==> flow/design.v <==
`timescale 1ns / 1ps
module DEJITTER#(
		parameter	C_HOLD_BIT_NUMBER	=	16,
		parameter	C_INPUT_POLARITY	=	1'b0
	)
	(
    input           sys_clk,
    input           sys_rst,		
    input			signal_in,
    output			signal_out
    );
    reg	[C_HOLD_BIT_NUMBER - 1 : 0]	signal_hold;
    always @(posedge sys_clk) begin
    	if(sys_rst) begin
    		signal_hold <= {C_HOLD_BIT_NUMBER{!C_INPUT_POLARITY}};
    	end else begin
    		signal_hold <= {signal_hold[C_HOLD_BIT_NUMBER - 2 : 0],signal_in};
    	end
    end
    assign	signal_out	=	(signal_hold == {C_HOLD_BIT_NUMBER{C_INPUT_POLARITY}}) ? C_INPUT_POLARITY : !C_INPUT_POLARITY;
endmodule
`timescale 1ns / 1ps
module BLE_CTRL(
    input           sys_clk,
    input           sys_rst,	
 	input			motor_state,
 	input			motor_direction,
 	input			motor_alarm_reset,
 	output			fwd,
 	output			rev,
 	output			stop_mode,
 	output			m0,
 	output			m1,
 	output			alarm_reset,
 	input			speed_out,
 	input			alarm_out_n	
    );
	assign			m0	=	0;
	assign			m1	=	0;
	reg				o_fwd;
	reg				o_rev;
	always @(posedge sys_clk) begin
		if (sys_rst) begin 
			o_fwd	<=	0;
			o_rev	<=	0;
		end
		else if (motor_alarm_reset) begin 
			o_fwd	<=	0;
			o_rev	<=	0;
		end
		else if(motor_state) begin
			o_fwd	<=	motor_direction;
			o_rev	<=	~motor_direction;
		end else begin
			o_fwd	<=	0;
			o_rev	<=	0;
		end
	end
	assign			fwd	=	o_fwd;
	assign			rev	=	o_rev;
	reg				o_stop_mode;
	always @(posedge sys_clk) begin
		if(sys_rst) begin
			o_stop_mode <= 0;
		end else if(motor_alarm_reset) begin
			o_stop_mode <= 1;
		end else begin
			o_stop_mode <= 0;
		end
	end
	assign	stop_mode	=	o_stop_mode;
	reg	[31:0]			tmie_cnt;
	localparam			TIME_10S	=	32'h3B9A_CA00,
						TIME_10MS	=	32'h001E_8480,
						TIME_10US	=	32'h0000_07D0;
	reg					o_alarm_reset;
	always @(posedge sys_clk) begin 
		if(sys_rst) begin
			tmie_cnt <= 0;
		end else if(!alarm_out_n) begin
			tmie_cnt <= tmie_cnt + 1;
		end else if (motor_alarm_reset || alarm_reset) begin
			tmie_cnt <= 0;
		end
		else
			tmie_cnt <= tmie_cnt;
	end					
	always @(posedge sys_clk) begin
		if(sys_rst) begin
			o_alarm_reset <= 0;
		end else if(motor_alarm_reset) begin
			o_alarm_reset <= 1;
		end else if (tmie_cnt > TIME_10US) begin
			o_alarm_reset <= 1;
		end
		else 
			o_alarm_reset <= 0;
	end
	assign	alarm_reset	=	o_alarm_reset;
endmodule
`timescale 1ns / 1ps
module DAC_CTRL  #(   
    parameter C_AXI_ID_WIDTH       = 4,         
    parameter C_AXI_ADDR_WIDTH     = 32,        
    parameter C_AXI_DATA_WIDTH     = 64,        
    parameter C_AXI_NBURST_SUPPORT = 1'b0,      
    parameter C_AXI_BURST_TYPE     = 2'b00,     
    parameter WATCH_DOG_WIDTH      = 12,         
    parameter C_ADDR_SUMOFFSET     =   32'h0000_1000,
    parameter C_ADDR_MOTOR2ETH     =   32'h0000_0000,       
    parameter C_ADDR_ETH2MOTOR     =   32'hE000_0000    
)(    
    input                               sys_clk,
    input                               sys_rst,
   	output                            	saxi_wready,  
   	input [C_AXI_ID_WIDTH-1:0]        	saxi_wid,     
   	input [C_AXI_ADDR_WIDTH-1:0]      	saxi_waddr,   
   	input [7:0]                       	saxi_wlen,    
   	input [2:0]                       	saxi_wsize,   
   	input [1:0]                       	saxi_wburst,  
   	input [1:0]                       	saxi_wlock,   
   	input [3:0]                       	saxi_wcache,  
   	input [2:0]                       	saxi_wprot,   
   	input                             	saxi_wvalid,  
   	output                            	saxi_wd_wready,   
   	input [C_AXI_DATA_WIDTH-1:0]      	saxi_wd_wdata,     
   	input [C_AXI_DATA_WIDTH/8-1:0]    	saxi_wd_wstrb,     
   	input                             	saxi_wd_wlast,     
   	input                             	saxi_wd_wvalid,    
   	output  [C_AXI_ID_WIDTH-1:0]      	saxi_wb_bid,      
   	output  [1:0]                     	saxi_wb_bresp,    
   	output                            	saxi_wb_bvalid,   
   	input                             	saxi_wb_bready,   
   	output                            	saxi_rready,      
   	input [C_AXI_ID_WIDTH-1:0]        	saxi_rid,         
   	input [C_AXI_ADDR_WIDTH-1:0]      	saxi_raddr,       
   	input [7:0]                       	saxi_rlen,        
   	input [2:0]                       	saxi_rsize,       
   	input [1:0]                       	saxi_rburst,      
   	input [1:0]                       	saxi_rlock,       
   	input [3:0]                       	saxi_rcache,      
   	input [2:0]                       	saxi_rprot,       
   	input                             	saxi_rvalid,      
   	output  [C_AXI_ID_WIDTH-1:0]       	saxi_rd_rid,      
   	output  [1:0]                      	saxi_rd_rresp,    
   	output                             	saxi_rd_rvalid,   
   	output  [C_AXI_DATA_WIDTH-1:0]     	saxi_rd_rdata,    
   	output                             	saxi_rd_rlast,    
   	input                              	saxi_rd_rready,    
	input                               maxi_wready,  
	output [C_AXI_ID_WIDTH-1:0]         maxi_wid,     
	output [C_AXI_ADDR_WIDTH-1:0]       maxi_waddr,   
	output [7:0]                        maxi_wlen,    
	output [2:0]                        maxi_wsize,   
	output [1:0]                        maxi_wburst,  
	output [1:0]                        maxi_wlock,   
	output [3:0]                        maxi_wcache,  
	output [2:0]                        maxi_wprot,   
	output                              maxi_wvalid,  
	input                               maxi_wd_wready,   
	output [C_AXI_DATA_WIDTH-1:0]       maxi_wd_wdata,     
	output [C_AXI_DATA_WIDTH/8-1:0]     maxi_wd_wstrb,     
	output                              maxi_wd_wlast,     
	output                              maxi_wd_wvalid,    
	input  [C_AXI_ID_WIDTH-1:0]         maxi_wb_bid,      
	input  [1:0]                        maxi_wb_bresp,    
	input                               maxi_wb_bvalid,   
	output                              maxi_wb_bready,   
	input                               maxi_rready,      
	output [C_AXI_ID_WIDTH-1:0]         maxi_rid,         
	output [C_AXI_ADDR_WIDTH-1:0]       maxi_raddr,       
	output [7:0]                        maxi_rlen,        
	output [2:0]                        maxi_rsize,       
	output [1:0]                        maxi_rburst,      
	output [1:0]                        maxi_rlock,       
	output [3:0]                        maxi_rcache,      
	output [2:0]                        maxi_rprot,       
	output                              maxi_rvalid,      
	input  [C_AXI_ID_WIDTH-1:0]         maxi_rd_bid,      
	input  [1:0]                        maxi_rd_rresp,    
	input                               maxi_rd_rvalid,   
	input  [C_AXI_DATA_WIDTH-1:0]       maxi_rd_rdata,    
	input                               maxi_rd_rlast,    
	output                              maxi_rd_rready,    
 	output								sclk,
 	output								sync_n,
 	output								sdin,
 	output								reset_n,
 	input								sdo,
 	output								motor_state,
 	output								motor_direction,
 	output								motor_alarm_reset,
 	input								alarm_in_n,
 	input								alarm_reset,
 	output								trig_ad_convst
    );
	reg								sclk_p;
	reg								sclk_n;	
	reg								o_sync_n;
	reg								o_sdin;
	reg								o_reset_n;
	reg								o_motor_state;
	reg								o_moter_direction;
	reg								o_alarm_reset;
	reg								o_trig_ad;
	assign							sclk		=	sclk_p & sclk_n	;	
	assign							sync_n		=	o_sync_n;
	assign							sdin		=	o_sdin	;	
	assign							reset_n		=	o_reset_n;	
	assign                          motor_state     	=   o_motor_state;
	assign                          motor_direction 	=   o_moter_direction;
	assign							motor_alarm_reset	=	o_alarm_reset;
	assign							trig_ad_convst		=	o_trig_ad;
	reg [C_AXI_ID_WIDTH-1:0]        s_wr_wid;
	reg [C_AXI_ADDR_WIDTH-1:0]      s_wr_waddr;
	reg [7:0]                       s_wr_wlen;
	reg [1:0]                       s_wr_wburst;
	reg                             s_wr_wready;
	reg [C_AXI_DATA_WIDTH-1:0]      s_wd_wdata;
	reg [C_AXI_DATA_WIDTH/8-1:0]    s_wd_wstrb;
	reg                             s_wd_wready;
	reg								s_wb_bvalid;
	reg	[C_AXI_ID_WIDTH-1:0]      	s_wb_bid;
	reg [1:0]                     	s_wb_bresp;
	reg [C_AXI_ID_WIDTH-1:0]        s_rr_rid;
	reg [C_AXI_ADDR_WIDTH-1:0]      s_rr_raddr;
	reg [7:0]                       s_rr_rlen;
	reg [2:0]                       s_rr_rsize;
	reg [1:0]                       s_rr_rburst;
	reg                             s_rr_rready;
	reg [C_AXI_ID_WIDTH-1:0]        s_rd_rid;
	reg [1:0]                       s_rd_rresp;
	reg								s_rd_rvalid;
	reg [C_AXI_DATA_WIDTH-1:0]     	s_rd_rdata;  
	reg 							s_rd_rlast;
	function integer clogb2 (input integer bit_depth);              
	begin                                                           
	for(clogb2=0; bit_depth>0; clogb2=clogb2+1)                   
	  bit_depth = bit_depth >> 1;                                 
	end                                                           
	endfunction 
	localparam	[2:0]	AXI_SIZE	=	clogb2(C_AXI_DATA_WIDTH/8-1);
	localparam 	[7:0]	AXI_ADDR_INC	=	C_AXI_DATA_WIDTH/8;
	localparam	[2:0]	SUM_SIZE	=	clogb2(32/C_AXI_DATA_WIDTH-1);
	localparam  [3:0]               S_WRITE_IDLE     = 4'd0, 
									S_WRITE_ADDR     = 4'd1,
									S_WRITE_DATA     = 4'd2,                                        
									S_WRITE_RESPONSE = 4'd3,
									S_WRITE_TIME_OUT = 4'd4,
									DAC_RESET        = 4'd5,
									DAC_SYNC         = 4'd6,
									DAC_WRITE        = 4'd7,
									DAC_READ         = 4'd8;                               
   reg [8:0]                       s_write_state,
									s_write_next;
	reg [WATCH_DOG_WIDTH : 0]       s_wt_watch_dog_cnt;          
 	reg [7:0]                       s_write_data_cnt;	
 	reg								trig_write_start;
	always @(posedge sys_clk) begin
		if(sys_rst) begin
			trig_write_start <= 0;
		end else begin
			trig_write_start <= saxi_wvalid;
		end
	end
	reg		flag_dac_reset_over;
	reg		flag_dac_sync_over;
	reg		flag_dac_write_over;
	reg		flag_dac_read_over;
	always @(posedge sys_clk) begin
		if(sys_rst) begin
			s_write_state <= 9'b0_0010_0000;	 
		end else begin
			s_write_state	<= s_write_next;
		end
	end
	always @(*) begin
		s_write_next	=	0;		 
		case (1)
			s_write_state[S_WRITE_IDLE]	:	begin 
				if (trig_write_start)
					s_write_next[S_WRITE_ADDR]		=	1;
				else
					s_write_next[S_WRITE_IDLE]		=	1;
			end
			s_write_state[S_WRITE_ADDR]	:	begin 
				if (saxi_wready && saxi_wvalid)
					s_write_next[S_WRITE_DATA]		=	1;
				else
					s_write_next[S_WRITE_ADDR]		=	1;
			end
			s_write_state[S_WRITE_DATA] :	begin 
				if (flag_read_over)
					s_write_next[S_WRITE_RESPONSE]	=	1;
				else
					s_write_next[S_WRITE_DATA]		=	1;
			end
			s_write_state[S_WRITE_RESPONSE]	:	begin 
				if (saxi_wb_bvalid && saxi_wb_bready)
					s_write_next[DAC_READ]			=	1;		 
				else
					s_write_next[S_WRITE_RESPONSE]	=	1;			
			end
			s_write_state[S_WRITE_TIME_OUT] :	begin 
					s_write_next[S_WRITE_IDLE]		=	1;
			end
			s_write_state[DAC_RESET]	:	begin 
				if (flag_dac_reset_over)
					s_write_next[S_WRITE_IDLE]		=	1;
				else
					s_write_next[DAC_RESET]			=	1;
			end	
			s_write_state[DAC_SYNC]		:	begin 
				if (flag_dac_sync_over)
					s_write_next[DAC_WRITE]			=	1;
				else
					s_write_next[DAC_SYNC]			=	1;
			end							
			s_write_state[DAC_WRITE]	:	begin 
				if (flag_dac_write_over)
					s_write_next[DAC_READ]			=	1;
				else
					s_write_next[DAC_WRITE]			=	1;
			end
			s_write_state[DAC_READ]		:	begin 
				if (flag_dac_read_over)
					s_write_next[S_WRITE_IDLE]		=	1;
				else
					s_write_next[DAC_SYNC]			=	1;		 
			end
			default : s_write_next[S_WRITE_IDLE]		=	1;
		endcase
	end	
	reg	[4:0]	sclk_cnt;
	localparam	TIME_RESET	=	5'd4,	 
				TIME_SYNC	=	5'd10,	 
				BIT_SDI		=	5'd24;	
	reg	[9:0]	dac_voltage;	
	localparam	MOTOR_ENABLE	=	16'hEAEA,
				MOTOR_POSITVE	=	16'h1EAF,
				ALARM_RESET		=	16'hAAED;
	localparam	DAC_SUCCESS		=	16'hFBFB;
	localparam	ALARM_OUT		=	16'hAAAA;
	reg	[23:0]	dac_code;
	reg [23:0]	dac_read;
	localparam	DAC_CMD_WRITE	=	4'd3,
				DAC_CMD_READ	=	4'd9,
				DAC_VO_ALL		=	4'd9,
				DAC_VO_A		=	4'd1;	
	reg	[2:0]	read_in_cnt;
	reg			dac_complete;
	reg [31:0]	time_set;
	reg			flag_read_over;
	always @(posedge sys_clk) begin
		if(sys_rst) begin
			dac_voltage	<=	0;
			time_set	<=	0;
			sclk_cnt	<=	0;
			read_in_cnt	<=	0;
			o_reset_n	<=	1'b1;
			o_sync_n	<=	1'b1;
			o_sdin		<=	1'b0;
			dac_read	<=	0;
			dac_code	<=	0;
			dac_complete	<=	1'b0;
			flag_dac_read_over	<=	1'b0;
			flag_dac_sync_over	<=	1'b0;
			flag_dac_write_over	<=	1'b0;
			flag_dac_reset_over	<=	1'b0;
			flag_read_over		<=	1'b0;
			o_motor_state		<=	1'b0;
			o_moter_direction	<=	1'b1;
			o_alarm_reset		<=	1'b0;
		end else begin
			case (1)
				s_write_next[S_WRITE_IDLE]	:	begin 
												sclk_cnt	<=	0;
												read_in_cnt	<=	0;
												dac_voltage	<=	dac_voltage;
												o_reset_n	<=	1;
												o_sync_n	<=	1;
												o_sdin		<=	0;
												dac_read	<=	0;
												dac_complete		<=	0;
												flag_dac_read_over	<=	0;
												flag_dac_sync_over	<=	0;
												flag_dac_write_over	<=	0;
												flag_dac_reset_over	<=	0;
												flag_read_over		<=	0;
												o_motor_state	<=	alarm_reset ? 0 : o_motor_state;
				end	
				s_write_next[S_WRITE_DATA]	:	begin 
												if (saxi_wd_wvalid && saxi_wd_wready)
													sclk_cnt	<=	sclk_cnt + 1;
												else
													sclk_cnt	<=	sclk_cnt;
												case (sclk_cnt)
													5'd1	:	begin 
														o_motor_state		<=	(s_wd_wdata[63:48] == MOTOR_ENABLE);
														o_moter_direction	<=	(s_wd_wdata[47:32] == MOTOR_POSITVE);
														dac_voltage			<=	 s_wd_wdata[25:16];
														o_alarm_reset		<=	(s_wd_wdata[15:00] == ALARM_RESET);															
													end
													5'd2	:	begin 
														time_set			<=	s_wd_wdata[63:32];
														flag_read_over		<=	1;
													end
													default :  ;
												endcase											
				end
				s_write_next[S_WRITE_RESPONSE]	:	begin 
												sclk_cnt	<=	0;																		
				end
				s_write_next[DAC_RESET]			:	begin 
												if (sclk_cnt == TIME_RESET) begin 
													flag_dac_reset_over <=  1;
													sclk_cnt			<=	0;
												end
												else begin 
													if (!sclk_p && sclk_n)
														sclk_cnt	<=	sclk_cnt + 1;
													else
														sclk_cnt	<=	sclk_cnt;													
												end
												o_reset_n          	<=  !(sclk_cnt  < TIME_RESET);												
				end
				s_write_next[DAC_SYNC]			:	begin 
												if ((sclk_cnt == TIME_SYNC - 1) && (!sclk_p && sclk_n)) begin 
													flag_dac_sync_over 	<=  1;
													sclk_cnt			<=	0;
													o_sync_n			<=	0;
												end
												else begin 
													if (!sclk_p && sclk_n)
														sclk_cnt	<=	sclk_cnt + 1;
													else
														sclk_cnt	<=	sclk_cnt;													
												end	
				end
				s_write_next[DAC_WRITE]			:	begin 
												flag_dac_sync_over 	<=  0;
												if ((sclk_cnt == BIT_SDI - 1) && (!sclk_p && sclk_n)) begin 
													flag_dac_write_over <=  1;
													sclk_cnt			<=	0;
													o_sdin				<=	0;
													o_sync_n			<=	1;
												end
												else begin 
													if (!sclk_p && sclk_n) begin 
														o_sdin	<=	dac_code[23 - (sclk_cnt + 1)];
														sclk_cnt	<=	sclk_cnt + 1;
													end														
													else begin 
														sclk_cnt	<=	sclk_cnt;
														o_sdin		<=	(sclk_cnt == 0) ? dac_code[23] : o_sdin;
													end																											
												end
												if (read_in_cnt == 3 && sclk_p && !sclk_n)		 
													dac_read[23 - sclk_cnt]	<=	sdo;
												else
													dac_read	<=	dac_read;
				end
				s_write_next[DAC_READ]			:	begin 
												flag_dac_write_over <=  0;
												read_in_cnt			<=	read_in_cnt + 1;
												case (read_in_cnt)
													3'd0	:	dac_code	<=	{DAC_CMD_WRITE,DAC_VO_ALL,dac_voltage,6'd0};	 
													3'd1	:	dac_code	<=	{DAC_CMD_READ,DAC_VO_A,10'd0,6'd0};				 
													3'd2	:	dac_code	<=	0;												 
													3'd3	:	begin 
																dac_complete		<=	{dac_read[11:2] == dac_voltage};		 
																flag_dac_read_over	<=	1;
													end 
													default :  ;
												endcase
				end
				default :  ;
			endcase
		end
	end
reg	[31:0]	trig_cnt;
always @(posedge sys_clk) begin
	if(sys_rst) begin
		 trig_cnt	<=	0;
		 o_trig_ad	<=	0;
	end else begin
		 if (motor_state) begin 
		 	if (trig_cnt == time_set) begin 
			 	trig_cnt	<=	0;
			 	o_trig_ad	<=	1;		 		
		 	end
		 	else begin 
		 		trig_cnt	<=	trig_cnt + 1;
			 	o_trig_ad	<=	0;	
		 	end
		 end
		 else begin 
		 	trig_cnt	<=	0;
		 	o_trig_ad	<=	0;
		 end
	end
end
	reg	[7:0]	time_cnt;
	localparam	TIME_SCLK		=	8'd5;	 
	always @(posedge sys_clk) if (sys_rst) begin time_cnt <= 0; end else begin
		if (time_cnt == TIME_SCLK - 1)
			time_cnt	<=	0;
		else
			time_cnt	<=	time_cnt + 1;
	end
	always @(posedge sys_clk) if (sys_rst) begin sclk_p <= 1'b1; end else begin
			sclk_p	<=	(time_cnt <= 2);
	end
	always @(negedge sys_clk) if (sys_rst) begin sclk_n <= 1'b1; end else begin
			sclk_n	<=	(time_cnt <= 2);
	end	
	always @(posedge sys_clk) begin
		if(sys_rst) begin
			 s_wt_watch_dog_cnt	<=	0;
		end else begin
			 if (s_write_state != s_write_next)
			 	s_wt_watch_dog_cnt	<=	0;
			 else
			 	s_wt_watch_dog_cnt	<=	s_wt_watch_dog_cnt + 1; 
		end
	end	
	always @(posedge sys_clk) if (sys_rst) begin s_wr_wready <= 1'b0; end else begin
		if (s_write_state[S_WRITE_IDLE] && s_write_next[S_WRITE_ADDR])
			s_wr_wready	<=	1;
		else
			s_wr_wready	<=	0;
	end
	always @(posedge sys_clk) begin
		if(sys_rst) begin
			 s_wr_wid	<=	0;
		end else begin
			 if (saxi_wvalid && saxi_wready)
			 	s_wr_wid	<=	saxi_wid;
			 else
			 	s_wr_wid	<=	s_wr_wid;
		end
	end
	always @(posedge sys_clk) begin
		if(sys_rst) begin
			 s_wr_wlen	<=	0;
		end else begin
			 if (saxi_wvalid && saxi_wready)
			 	s_wr_wlen	<=	saxi_wlen + 1;
			 else
			 	s_wr_wlen	<=	s_wr_wlen;
		end
	end	
	always @(posedge sys_clk) begin
		if(sys_rst) begin
			s_wr_wburst	<=	0;
		end else begin
			s_wr_wburst	<=	saxi_wburst;	
		end
	end	
	assign	saxi_wready	=	s_wr_wready;
	always @(posedge sys_clk) if (sys_rst) begin s_write_data_cnt <= 0; end else begin
		if (s_write_next[S_WRITE_IDLE])
			s_write_data_cnt	<=	0;
		else if (s_write_state[S_WRITE_ADDR] && s_write_next[S_WRITE_DATA])		 
			s_write_data_cnt	<=	saxi_wlen;
		else if (saxi_wd_wvalid && saxi_wd_wready)
			s_write_data_cnt	<=	s_write_data_cnt - 1;
		else
			s_write_data_cnt	<=	s_write_data_cnt;
	end
	always @(posedge sys_clk) if (sys_rst) begin s_wd_wready <= 1'b0; end else begin
		if (s_write_state[S_WRITE_DATA] && s_write_next[S_WRITE_DATA])
			s_wd_wready	<=	saxi_wd_wvalid;		 
		else
			s_wd_wready	<=	0;
	end	
	always @(posedge sys_clk) begin
		if(sys_rst) begin
			 s_wd_wdata     <= 0;			 
		end else begin
			if (saxi_wd_wready && saxi_wd_wvalid)
				s_wd_wdata	<=	saxi_wd_wdata;		 
			else
				s_wd_wdata	<=	s_wd_wdata;
		end
	end
	assign	saxi_wd_wready	=	s_wd_wready;
	always @(posedge sys_clk) if (sys_rst) begin s_wb_bvalid <= 1'b0; end else begin
		if (s_write_next[S_WRITE_RESPONSE])
			s_wb_bvalid <= 1;
		else
			s_wb_bvalid <= 0;
	end
	assign	saxi_wb_bvalid	=	s_wb_bvalid;
	assign	saxi_wb_bid		=	0;	 
	assign	saxi_wb_bresp	=	2'b0;	 
	reg	[C_AXI_ID_WIDTH-1:0]		m_wid;
	reg	[C_AXI_ADDR_WIDTH-1:0]		m_waddr;
	reg	[7:0]						m_wlen;
	reg	[1:0]						m_wburst;
	reg								m_wvalid;
	reg	[C_AXI_DATA_WIDTH-1:0]		m_wd_wdata;
	reg	[C_AXI_DATA_WIDTH/8-1:0]	m_wd_wstrb;
	reg								m_wd_wlast;
	reg								m_wd_wvalid;
	reg								m_wb_ready;
	localparam  [3:0]               M_WRITE_IDLE     = 4'd0, 
									M_WRITE_ADDR     = 4'd1,
									M_WRITE_DATA     = 4'd2,										
									M_WRITE_RESPONSE = 4'd3,
									M_WRITE_TIME_OUT = 4'd4;								
       reg [4:0]                       m_write_state,
									m_write_next;
	reg [WATCH_DOG_WIDTH : 0]       m_wt_watch_dog_cnt;      
	reg	[7:0]						m_write_data_cnt;    
	reg                             trig_m_write_start;
	reg								flag_sum;
	reg 		alarm_in_n_d;
	reg			alarm_reset_d;
	always @(posedge sys_clk) if (sys_rst) begin alarm_in_n_d <= 1'b0; alarm_reset_d <= 1'b0; end else begin
		alarm_in_n_d	<=	alarm_in_n;
		alarm_reset_d	<=	alarm_reset;
	end
	always @(posedge sys_clk) begin
		if(sys_rst) begin
			trig_m_write_start <= 0;
		end else begin
			trig_m_write_start <= flag_sum;			 
		end
	end
	always @(posedge sys_clk) if (sys_rst) begin flag_sum <= 1'b0; end else begin
		if(maxi_wb_bvalid && maxi_wb_bready) begin
			 flag_sum <= 0;
		end else begin
			 flag_sum <= (flag_dac_read_over || (alarm_in_n_d && !alarm_in_n) || (alarm_reset_d && !alarm_reset)) ? 1 : flag_sum;
		end
	end
	reg	[63:0]	data2eth;	
	reg	[31:0]	data_sum;
	reg	[15:0]	data_complete;
	reg [15:0]	alarm_complete;
	always @(posedge sys_clk) if (sys_rst) begin data2eth <= 0; data_sum <= 0; end else begin
		if(flag_sum) begin
			data2eth[63:48] <=	motor_state ? MOTOR_ENABLE : 0;
			data2eth[47:32]	<=	motor_direction ? MOTOR_POSITVE : 0;
			data2eth[31:16]	<=	dac_voltage;
			data2eth[15:00]	<=	!alarm_in_n ? ALARM_OUT : 0;
			data_sum		<=	data2eth[63:48] + data2eth[47:32] + data2eth[31:16] + data2eth[15:00] + data_complete + alarm_complete + time_set[31:16] + time_set[15:00]; 
		end else if (maxi_wb_bvalid && maxi_wb_bready) begin
			data2eth 	<=	0;
			data_sum	<=	0;
		end
		else begin 
			data2eth 	<=	data2eth;
			data_sum	<=	data_sum;			
		end
	end
	always @(posedge sys_clk) if (sys_rst) begin data_complete <= 0; end else begin
		if(flag_dac_read_over) begin
			data_complete <= dac_complete ? DAC_SUCCESS : 0;
		end else begin
			data_complete <= data_complete;
		end
	end
	always @(posedge sys_clk) if (sys_rst) begin alarm_complete <= 0; end else begin
		if(alarm_reset_d && !alarm_reset)
			alarm_complete <= ALARM_RESET;
		else if (!flag_sum && maxi_wb_bvalid && maxi_wb_bready)
			alarm_complete <= 0;
		else 
			alarm_complete <= alarm_complete;
	end	
	always @(posedge sys_clk) begin
		if(sys_rst) begin
			m_write_state <= 1;
		end else begin
			m_write_state	<= m_write_next;
		end
	end
always @(*) begin
		m_write_next	=	0;		 
		case (1)
			m_write_state[M_WRITE_IDLE]	:	begin 
				if (trig_m_write_start)
					m_write_next[M_WRITE_ADDR]		=	1;
				else
					m_write_next[M_WRITE_IDLE]		=	1;
			end
			m_write_state[M_WRITE_ADDR]	:	begin 
				if (maxi_wready && maxi_wvalid)
					m_write_next[M_WRITE_DATA]		=	1;
				else
					m_write_next[M_WRITE_ADDR]		=	1;
			end
			m_write_state[M_WRITE_DATA] :	begin 
				if (maxi_wd_wvalid && maxi_wd_wready && maxi_wd_wlast)
					m_write_next[M_WRITE_RESPONSE]	=	1;
				else
					m_write_next[M_WRITE_DATA]		=	1;
			end
			m_write_state[M_WRITE_RESPONSE]	:	begin 
				if (maxi_wb_bvalid && maxi_wb_bready && flag_sum)
					m_write_next[M_WRITE_ADDR]		=	1;
				else if (maxi_wb_bvalid && maxi_wb_bready)
					m_write_next[M_WRITE_IDLE]		=	1;
				else
					m_write_next[M_WRITE_RESPONSE]	=	1;			
			end
			m_write_state[M_WRITE_TIME_OUT] :	begin 
					m_write_next[M_WRITE_IDLE]		=	1;
			end
			default : m_write_next[M_WRITE_IDLE]		=	1;
		endcase
	end	
	always @(posedge sys_clk) begin
		if(sys_rst) begin
			 m_wt_watch_dog_cnt	<=	0;
		end else begin
			 if (m_write_state != m_write_next)
			 	m_wt_watch_dog_cnt	<=	0;
			 else
			 	m_wt_watch_dog_cnt	<=	m_wt_watch_dog_cnt + 1; 
		end
	end
	always @(posedge sys_clk) if (sys_rst) begin m_waddr <= 0; m_wvalid <= 1'b0; end else begin
		 if (m_write_state[M_WRITE_ADDR] && m_write_next[M_WRITE_ADDR]) begin
			m_waddr	<=	flag_sum ? (C_ADDR_MOTOR2ETH + C_ADDR_SUMOFFSET) : C_ADDR_MOTOR2ETH;	 
		 	m_wvalid	<=	1;
		 end
		 else begin 
		 	m_waddr	<=	m_waddr;
		 	m_wvalid	<=	0;			 	
		 end
	end
	always @(posedge sys_clk) begin
		if(sys_rst) begin
			 m_wid	<=	0;
		end else begin
			 if (m_write_state[M_WRITE_IDLE] && m_write_next[M_WRITE_ADDR])
			 	m_wid	<=	m_wid + 1;
			 else
			 	m_wid	<=	m_wid;
		end
	end
	always @(posedge sys_clk) begin
		if(sys_rst) begin
			 m_wlen	<=	0;
		end else begin
			 if (m_write_state[M_WRITE_ADDR] && m_write_next[M_WRITE_ADDR])
			 	m_wlen	<=	flag_sum ? (1 - 1) : (2 - 1);			 			 
			 else
			 	m_wlen	<=	m_wlen;
		end
	end	
	assign	maxi_wid	=	m_wid;
	assign	maxi_waddr	=	m_waddr;
	assign	maxi_wlen	=	m_wlen;
	assign	maxi_wsize	=	AXI_SIZE;
	assign	maxi_wburst	=	C_AXI_BURST_TYPE;
	assign	maxi_wvalid	=	m_wvalid;
	assign	maxi_wlock	=	2'b0;
	assign	maxi_wcache	=	4'b0;
	assign	maxi_wprot	=	3'b0;	
	always @(posedge sys_clk) if (sys_rst) begin m_write_data_cnt <= 0; end else begin
		if (m_write_next[M_WRITE_IDLE])
			m_write_data_cnt	<=	0;
		else if (m_write_state[M_WRITE_ADDR] && m_write_next[M_WRITE_DATA])
			m_write_data_cnt	<=	maxi_wlen;
		else if (maxi_wd_wvalid && maxi_wd_wready)
			m_write_data_cnt	<=	m_write_data_cnt - 1;
		else
			m_write_data_cnt	<=	m_write_data_cnt;
	end
	always @(posedge sys_clk) if (sys_rst) begin m_wd_wdata <= 0; end else begin
		if (m_write_state[M_WRITE_DATA] && m_write_next[M_WRITE_DATA])
			if (flag_sum)
				m_wd_wdata	<=	data_sum;
			else 
				if (maxi_wd_wvalid && maxi_wd_wready)
					case (m_write_data_cnt - 1)
						8'd0	:	m_wd_wdata	<=	{data_complete,alarm_complete,time_set};		
						default : 	m_wd_wdata	<=	0;
					endcase
				else if (m_write_data_cnt == maxi_wlen)
					m_wd_wdata	<=	data2eth;
				else
					m_wd_wdata	<=	m_wd_wdata;
		else begin 
			m_wd_wdata	<=	0;				 	
		end
	end
	always @(posedge sys_clk) if (sys_rst) begin m_wd_wvalid <= 1'b0; end else begin
		 if (m_write_state[M_WRITE_DATA] && m_write_next[M_WRITE_DATA]) begin 
		 	m_wd_wvalid	<=	1;	 				 
		 end 
		 else begin 
		 	m_wd_wvalid	<=	0;				 	
		 end		
	end		
	always @(posedge sys_clk) if (sys_rst) begin m_wd_wlast <= 1'b0; end else begin
		 if (m_write_state[M_WRITE_DATA] && m_write_next[M_WRITE_DATA]) begin 
		 	m_wd_wlast	<=	(maxi_wlen == 0) ? 1 : (m_write_data_cnt == 1 && maxi_wd_wvalid && maxi_wd_wready);	 				 
		 end 
		 else begin 
		 	m_wd_wlast	<=	0;				 	
		 end		
	end	
	always @(posedge sys_clk) begin
		if(sys_rst) begin
			m_wd_wstrb	<=	0;
		end else begin
			if (m_write_state[M_WRITE_DATA] && m_write_next[M_WRITE_DATA])
				m_wd_wstrb	<=	{(C_AXI_DATA_WIDTH/8){1'b1}};
			else
				m_wd_wstrb	<=	0;
		end
	end
	assign	maxi_wd_wdata	=	m_wd_wdata;
	assign	maxi_wd_wstrb	=	m_wd_wstrb;
	assign	maxi_wd_wlast	=	m_wd_wlast;
	assign	maxi_wd_wvalid	=	m_wd_wvalid;
	always @(posedge sys_clk) if (sys_rst) begin m_wb_ready <= 1'b0; end else begin
		if (m_write_state[M_WRITE_RESPONSE] && !m_wb_ready)
			m_wb_ready <= maxi_wb_bvalid;
		else
			m_wb_ready <= 0;
	end
	assign	maxi_wb_bready	=	m_wb_ready;	
	assign	saxi_rready		=	1'b0;
	assign	saxi_rd_rid		=	0;
	assign	saxi_rd_rresp	=	2'b0;
	assign	saxi_rd_rvalid	=	1'b0;
	assign	saxi_rd_rdata	=	0;
	assign	saxi_rd_rlast	=	1'b0;
	assign	maxi_rid		=	0;
	assign	maxi_raddr		=	0;
	assign	maxi_rlen		=	8'b0;
	assign	maxi_rsize		=	3'b0;
	assign	maxi_rburst		=	2'b0;
	assign	maxi_rlock		=	2'b0;
	assign	maxi_rcache		=	4'b0;
	assign	maxi_rprot		=	3'b0;
	assign	maxi_rvalid		=	1'b0;
	assign	maxi_rd_rready	=	1'b0;
endmodule
`timescale 1ns / 1ps
module MOTOR_TOP#(   
    parameter C_AXI_ID_WIDTH       = 4,         
    parameter C_AXI_ADDR_WIDTH     = 16,        
    parameter C_AXI_DATA_WIDTH     = 64,        
    parameter C_AXI_NBURST_SUPPORT = 1'b0,      
    parameter C_AXI_BURST_TYPE     = 2'b00,     
    parameter WATCH_DOG_WIDTH      = 12,         
    parameter C_ADDR_SUMOFFSET     =   32'h0000_1000,
    parameter C_ADDR_MOTOR2ETH     =   32'h0000_0000,       
    parameter C_ADDR_ETH2MOTOR     =   32'hE000_0000    
)(    
    input                               sys_clk,
    input                               sys_rst,
   	output                            	saxi_wready,  
   	input [C_AXI_ID_WIDTH-1:0]        	saxi_wid,     
   	input [C_AXI_ADDR_WIDTH-1:0]      	saxi_waddr,   
   	input [7:0]                       	saxi_wlen,    
   	input [2:0]                       	saxi_wsize,   
   	input [1:0]                       	saxi_wburst,  
   	input [1:0]                       	saxi_wlock,   
   	input [3:0]                       	saxi_wcache,  
   	input [2:0]                       	saxi_wprot,   
   	input                             	saxi_wvalid,  
   	output                            	saxi_wd_wready,   
   	input [C_AXI_DATA_WIDTH-1:0]      	saxi_wd_wdata,     
   	input [C_AXI_DATA_WIDTH/8-1:0]    	saxi_wd_wstrb,     
   	input                             	saxi_wd_wlast,     
   	input                             	saxi_wd_wvalid,    
   	output  [C_AXI_ID_WIDTH-1:0]      	saxi_wb_bid,      
   	output  [1:0]                     	saxi_wb_bresp,    
   	output                            	saxi_wb_bvalid,   
   	input                             	saxi_wb_bready,   
   	output                            	saxi_rready,      
   	input [C_AXI_ID_WIDTH-1:0]        	saxi_rid,         
   	input [C_AXI_ADDR_WIDTH-1:0]      	saxi_raddr,       
   	input [7:0]                       	saxi_rlen,        
   	input [2:0]                       	saxi_rsize,       
   	input [1:0]                       	saxi_rburst,      
   	input [1:0]                       	saxi_rlock,       
   	input [3:0]                       	saxi_rcache,      
   	input [2:0]                       	saxi_rprot,       
   	input                             	saxi_rvalid,      
   	output  [C_AXI_ID_WIDTH-1:0]       	saxi_rd_rid,      
   	output  [1:0]                      	saxi_rd_rresp,    
   	output                             	saxi_rd_rvalid,   
   	output  [C_AXI_DATA_WIDTH-1:0]     	saxi_rd_rdata,    
   	output                             	saxi_rd_rlast,    
   	input                              	saxi_rd_rready,    
	input                               maxi_wready,  
	output [C_AXI_ID_WIDTH-1:0]         maxi_wid,     
	output [C_AXI_ADDR_WIDTH-1:0]       maxi_waddr,   
	output [7:0]                        maxi_wlen,    
	output [2:0]                        maxi_wsize,   
	output [1:0]                        maxi_wburst,  
	output [1:0]                        maxi_wlock,   
	output [3:0]                        maxi_wcache,  
	output [2:0]                        maxi_wprot,   
	output                              maxi_wvalid,  
	input                               maxi_wd_wready,   
	output [C_AXI_DATA_WIDTH-1:0]       maxi_wd_wdata,     
	output [C_AXI_DATA_WIDTH/8-1:0]     maxi_wd_wstrb,     
	output                              maxi_wd_wlast,     
	output                              maxi_wd_wvalid,    
	input  [C_AXI_ID_WIDTH-1:0]         maxi_wb_bid,      
	input  [1:0]                        maxi_wb_bresp,    
	input                               maxi_wb_bvalid,   
	output                              maxi_wb_bready,   
	input                               maxi_rready,      
	output [C_AXI_ID_WIDTH-1:0]         maxi_rid,         
	output [C_AXI_ADDR_WIDTH-1:0]       maxi_raddr,       
	output [7:0]                        maxi_rlen,        
	output [2:0]                        maxi_rsize,       
	output [1:0]                        maxi_rburst,      
	output [1:0]                        maxi_rlock,       
	output [3:0]                        maxi_rcache,      
	output [2:0]                        maxi_rprot,       
	output                              maxi_rvalid,      
	input  [C_AXI_ID_WIDTH-1:0]         maxi_rd_bid,      
	input  [1:0]                        maxi_rd_rresp,    
	input                               maxi_rd_rvalid,   
	input  [C_AXI_DATA_WIDTH-1:0]       maxi_rd_rdata,    
	input                               maxi_rd_rlast,    
	output                              maxi_rd_rready,    
 	output								sclk,
 	output								sync_n,
 	output								sdin,
 	output								reset_n,
 	input								sdo,
 	output			fwd,
 	output			rev,
 	output			stop_mode,
 	output			m0,
 	output			m1,
 	output			alarm_reset,
 	input			speed_out,
 	input			alarm_out_n,
 	output			trig_ad_convst
    );
	wire 	alarm_in_n;
	wire	motor_state;
	wire	motor_direction;
	wire	motor_alarm_reset;
	BLE_CTRL inst_BLE_CTRL
		(
			.sys_clk           (sys_clk),
			.sys_rst           (sys_rst),
			.motor_state       (motor_state),
			.motor_direction   (motor_direction),
			.motor_alarm_reset (motor_alarm_reset),
			.fwd               (fwd),
			.rev               (rev),
			.stop_mode         (stop_mode),
			.m0                (m0),
			.m1                (m1),
			.alarm_reset       (alarm_reset),
			.speed_out         (speed_out),
			.alarm_out_n       (alarm_in_n)
		);
	DAC_CTRL #(
			.C_AXI_ID_WIDTH(C_AXI_ID_WIDTH),
			.C_AXI_ADDR_WIDTH(C_AXI_ADDR_WIDTH),
			.C_AXI_DATA_WIDTH(C_AXI_DATA_WIDTH),
			.C_AXI_NBURST_SUPPORT(C_AXI_NBURST_SUPPORT),
			.C_AXI_BURST_TYPE(C_AXI_BURST_TYPE),
			.WATCH_DOG_WIDTH(WATCH_DOG_WIDTH),
			.C_ADDR_SUMOFFSET(C_ADDR_SUMOFFSET),
			.C_ADDR_MOTOR2ETH(C_ADDR_MOTOR2ETH),
			.C_ADDR_ETH2MOTOR(C_ADDR_ETH2MOTOR)
		) inst_DAC_CTRL (
			.sys_clk           (sys_clk),
			.sys_rst           (sys_rst),
			.saxi_wready       (saxi_wready),
			.saxi_wid          (saxi_wid),
			.saxi_waddr        (saxi_waddr),
			.saxi_wlen         (saxi_wlen),
			.saxi_wsize        (saxi_wsize),
			.saxi_wburst       (saxi_wburst),
			.saxi_wlock        (saxi_wlock),
			.saxi_wcache       (saxi_wcache),
			.saxi_wprot        (saxi_wprot),
			.saxi_wvalid       (saxi_wvalid),
			.saxi_wd_wready    (saxi_wd_wready),
			.saxi_wd_wdata     (saxi_wd_wdata),
			.saxi_wd_wstrb     (saxi_wd_wstrb),
			.saxi_wd_wlast     (saxi_wd_wlast),
			.saxi_wd_wvalid    (saxi_wd_wvalid),
			.saxi_wb_bid       (saxi_wb_bid),
			.saxi_wb_bresp     (saxi_wb_bresp),
			.saxi_wb_bvalid    (saxi_wb_bvalid),
			.saxi_wb_bready    (saxi_wb_bready),
			.saxi_rready       (saxi_rready),
			.saxi_rid          (saxi_rid),
			.saxi_raddr        (saxi_raddr),
			.saxi_rlen         (saxi_rlen),
			.saxi_rsize        (saxi_rsize),
			.saxi_rburst       (saxi_rburst),
			.saxi_rlock        (saxi_rlock),
			.saxi_rcache       (saxi_rcache),
			.saxi_rprot        (saxi_rprot),
			.saxi_rvalid       (saxi_rvalid),
			.saxi_rd_rid       (saxi_rd_rid),
			.saxi_rd_rresp     (saxi_rd_rresp),
			.saxi_rd_rvalid    (saxi_rd_rvalid),
			.saxi_rd_rdata     (saxi_rd_rdata),
			.saxi_rd_rlast     (saxi_rd_rlast),
			.saxi_rd_rready    (saxi_rd_rready),
			.maxi_wready       (maxi_wready),
			.maxi_wid          (maxi_wid),
			.maxi_waddr        (maxi_waddr),
			.maxi_wlen         (maxi_wlen),
			.maxi_wsize        (maxi_wsize),
			.maxi_wburst       (maxi_wburst),
			.maxi_wlock        (maxi_wlock),
			.maxi_wcache       (maxi_wcache),
			.maxi_wprot        (maxi_wprot),
			.maxi_wvalid       (maxi_wvalid),
			.maxi_wd_wready    (maxi_wd_wready),
			.maxi_wd_wdata     (maxi_wd_wdata),
			.maxi_wd_wstrb     (maxi_wd_wstrb),
			.maxi_wd_wlast     (maxi_wd_wlast),
			.maxi_wd_wvalid    (maxi_wd_wvalid),
			.maxi_wb_bid       (maxi_wb_bid),
			.maxi_wb_bresp     (maxi_wb_bresp),
			.maxi_wb_bvalid    (maxi_wb_bvalid),
			.maxi_wb_bready    (maxi_wb_bready),
			.maxi_rready       (maxi_rready),
			.maxi_rid          (maxi_rid),
			.maxi_raddr        (maxi_raddr),
			.maxi_rlen         (maxi_rlen),
			.maxi_rsize        (maxi_rsize),
			.maxi_rburst       (maxi_rburst),
			.maxi_rlock        (maxi_rlock),
			.maxi_rcache       (maxi_rcache),
			.maxi_rprot        (maxi_rprot),
			.maxi_rvalid       (maxi_rvalid),
			.maxi_rd_bid       (maxi_rd_bid),
			.maxi_rd_rresp     (maxi_rd_rresp),
			.maxi_rd_rvalid    (maxi_rd_rvalid),
			.maxi_rd_rdata     (maxi_rd_rdata),
			.maxi_rd_rlast     (maxi_rd_rlast),
			.maxi_rd_rready    (maxi_rd_rready),
			.sclk              (sclk),
			.sync_n            (sync_n),
			.sdin              (sdin),
			.reset_n           (reset_n),
			.sdo               (sdo),
			.motor_state       (motor_state),
			.motor_direction   (motor_direction),
			.motor_alarm_reset (motor_alarm_reset),
			.alarm_in_n        (alarm_in_n),
			.alarm_reset       (alarm_reset),
			.trig_ad_convst    (trig_ad_convst)
		);
	DEJITTER #(
			.C_HOLD_BIT_NUMBER(16),
			.C_INPUT_POLARITY(0)
		) inst_DEJITTER (
			.sys_clk    (sys_clk),
			.sys_rst    (sys_rst),
			.signal_in  (alarm_out_n),
			.signal_out (alarm_in_n)
		);
endmodule
Step by step through the tools: MOTOR_TOP
The steps from the RTL of MOTOR_TOP to its reports follow in flow order.
Lines are those of the file above, counted from 1.
Operators carry their Yosys type and port widths (W data, S select, Z words).
Library cell names are shortened.
The mark -- stands for no value.

set-up
  top = MOTOR_TOP
  clock = sys_clk
  library = sky130hd
  corner = tt_025C_1v80

Word level
Yosys after proc, flatten, opt, wreduce and memory -nomap, before mapping. Memory bits, and registers merged into a memory's read port (data or address), are not among the register bits. Print and check cells are not counted.

word-level totals
  flip-flop bits (word level) = 517
  bits of input ports = 249
  output and inout bits = 255
  word-level cells = 346

operators by class
  add/subtract/negate cells = 17
  order comparisons = 3
  equality and inequality tests = 21
  shift-type cells = 3
  muxes and demuxes = 147
  bitwise logic cells = 15
  reduce/logical cells = 81

operator list
  operator                   number
  $mux W64                   3
  $add A32 B16 Y32           5
  $mux W32                   5
  $mux W16                   9
  $mux W1                    112
  $pmux W24 S3               1
  $add A32 B1 Y32 const B    2
  $mux W5                    10
  $shift A1 B33 Y24          1
  $shift A1 B33 Y24 const A  1
  $neg A32 Y33               1
  $eq A16 B16 Y1 const B     2
  $shiftx A24 B32 Y1         1
  $add A32 B10 Y32           1
  $gt A32 B11 Y1 const B     1
  $eq A32 B32 Y1             1
  $logic_not A32 Y1          1
  $sub A5 B32 Y32 const A    1
  $reduce_and A6 Y1          5
  $logic_and A1 B1 Y1        26
  $mux W13                   2
  $and A24 B24 Y24           1
  $or A24 B24 Y24            1
  $not A24 Y24               1
  $mux W8                    3
  $mux W10                   2
  $reduce_bool A2 Y1         9
  $add A16 B16 Y17           1

Not listed: further kinds 40, cells in them 78.

Depth
Longest topological path by Yosys (ltp), each cell counted once; first at word level (registers and memories cut), then after technology mapping (sequential cells cut; the memories' decode and read muxes count).

depth
  depth in word-level cells = 13
  ABC_AREA = 0
  depth in mapped cells = 18
  mapped depth without buffers = 18

After synthesis
Yosys stat after the flow's synthesis: flattened, memories mapped to cells. It holds for the ABC_AREA given above (unset counts as 0); a run with the other value may have another netlist.

mapped netlist
  standard cells after synthesis = 2147
  synthesis area = 18342.6 um2
  flip-flops = 347
  buffers = 293

cells by type
  type      number  total area (um2)
  dfxtp_1   347     6.95E+03
  buf_4     198     1.49E+03
  nand2_1   317     1.19E+03
  fa_1      54      1.08E+03
  a21oi_1   181     905.869
  ha_1      69      863.328
  nor2_1    170     638.112
  xnor2_1   66      578.054
  inv_1     87      326.563
  xor2_1    37      324.061
  nand3_1   61      305.293
  nor3_1    55      275.264
  clkbuf_1  73      274.013
  o21ai_0   53      265.254
  nand4_1   37      231.472
  mux2i_1   19      190.182
  a221oi_1  20      175.168
  nor4_1    28      175.168

Not listed: further types 60, cells in them 275.
By module: a second synthesis without flattening, with its own total; a netlist apart from the flattened one above.

second synthesis, totals
  cells (unflattened synthesis) = 2115
  area total of the unflattened synthesis = 18305.1 um2

Rows give one instance, submodules left out.

by module
  module     times used  cells  area (um2)
  DAC_CTRL   1           1828   15861.5
  BLE_CTRL   1           249    1980.6
  DEJITTER   1           38     462.9
  MOTOR_TOP  1           0      0.0

FLOW RESULTS
============

Module MOTOR_TOP, platform sky130hd: 6 stored runs of the flow (Yosys, OpenROAD) with differing settings, in no particular order. Input and output delays are each 20% of the period that was set; the output load is 0.01 pF.
"total design power" is the tool's figure for a default switching activity; nothing was simulated.
Settings: n/a = not set for that run.
A result given as n/a is not shown for that run.

setting or result                      flow run A  flow run B  flow run C  flow run D  flow run E  flow run F
CELL_PAD_IN_SITES_DETAIL_PLACEMENT     1           n/a         1           2           n/a         n/a
CELL_PAD_IN_SITES_GLOBAL_PLACEMENT     0           n/a         0           n/a         n/a         n/a
CORE_MARGIN                            9           2           2           2           2           2
CORE_UTILIZATION                       72          40          15          52          40          33
GPL_ROUTABILITY_DRIVEN                 1           n/a         n/a         n/a         n/a         1
GPL_TIMING_DRIVEN                      0           n/a         0           1           n/a         n/a
HOLD_SLACK_MARGIN                      0.18        n/a         n/a         n/a         n/a         n/a
MIN_ROUTING_LAYER                      met1        n/a         n/a         met1        met2        met1
PLACE_DENSITY_LB_ADDON                 0.25        n/a         n/a         0.06        n/a         0.27
SETUP_SLACK_MARGIN                     0.63        -0.02       1.8         n/a         -0.86       0.65
SLEW_MARGIN                            20          20          35          20          20          20
TNS_END_PERCENT                        75          n/a         90          40          n/a         n/a
period_ns                              8.12        8.67        13.6        5.19        10.0        7.2
CAP_MARGIN                             20          20          20          20          20          20
MAX_ROUTING_LAYER                      n/a         n/a         met5        met5        n/a         n/a
CORE_ASPECT_RATIO                      n/a         n/a         n/a         0.89        n/a         1.45
CTS_CLUSTER_DIAMETER                   n/a         n/a         n/a         277         n/a         n/a
CTS_CLUSTER_SIZE                       n/a         n/a         n/a         36          n/a         16
final setup TNS (ns)                   n/a         0.000       0.000       n/a         0.000       0.000
lowest setup slack (ns)                n/a         0.926       2.306       n/a         1.289       0.829
total design power (mW)                n/a         3.451       2.179       n/a         3.042       4.006
die footprint (um2)                    n/a         47585.1     125097.0    n/a         47585.1     57518.5
standard-cell area after layout (um2)  n/a         20897.5     23742.8     n/a         20900.0     20990.1
utilization in the final report        n/a         0.461       0.195       n/a         0.462       0.38
worst hold slack (ns)                  n/a         0.446       0.444       n/a         0.442       0.445
Yosys chip area after synthesis (um2)  n/a         18342.6     18342.6     n/a         18342.6     18342.6

Flow run A: did not finish, placement stopped with DPL-0033
Flow run D: did not finish, placement stopped with DPL-0033
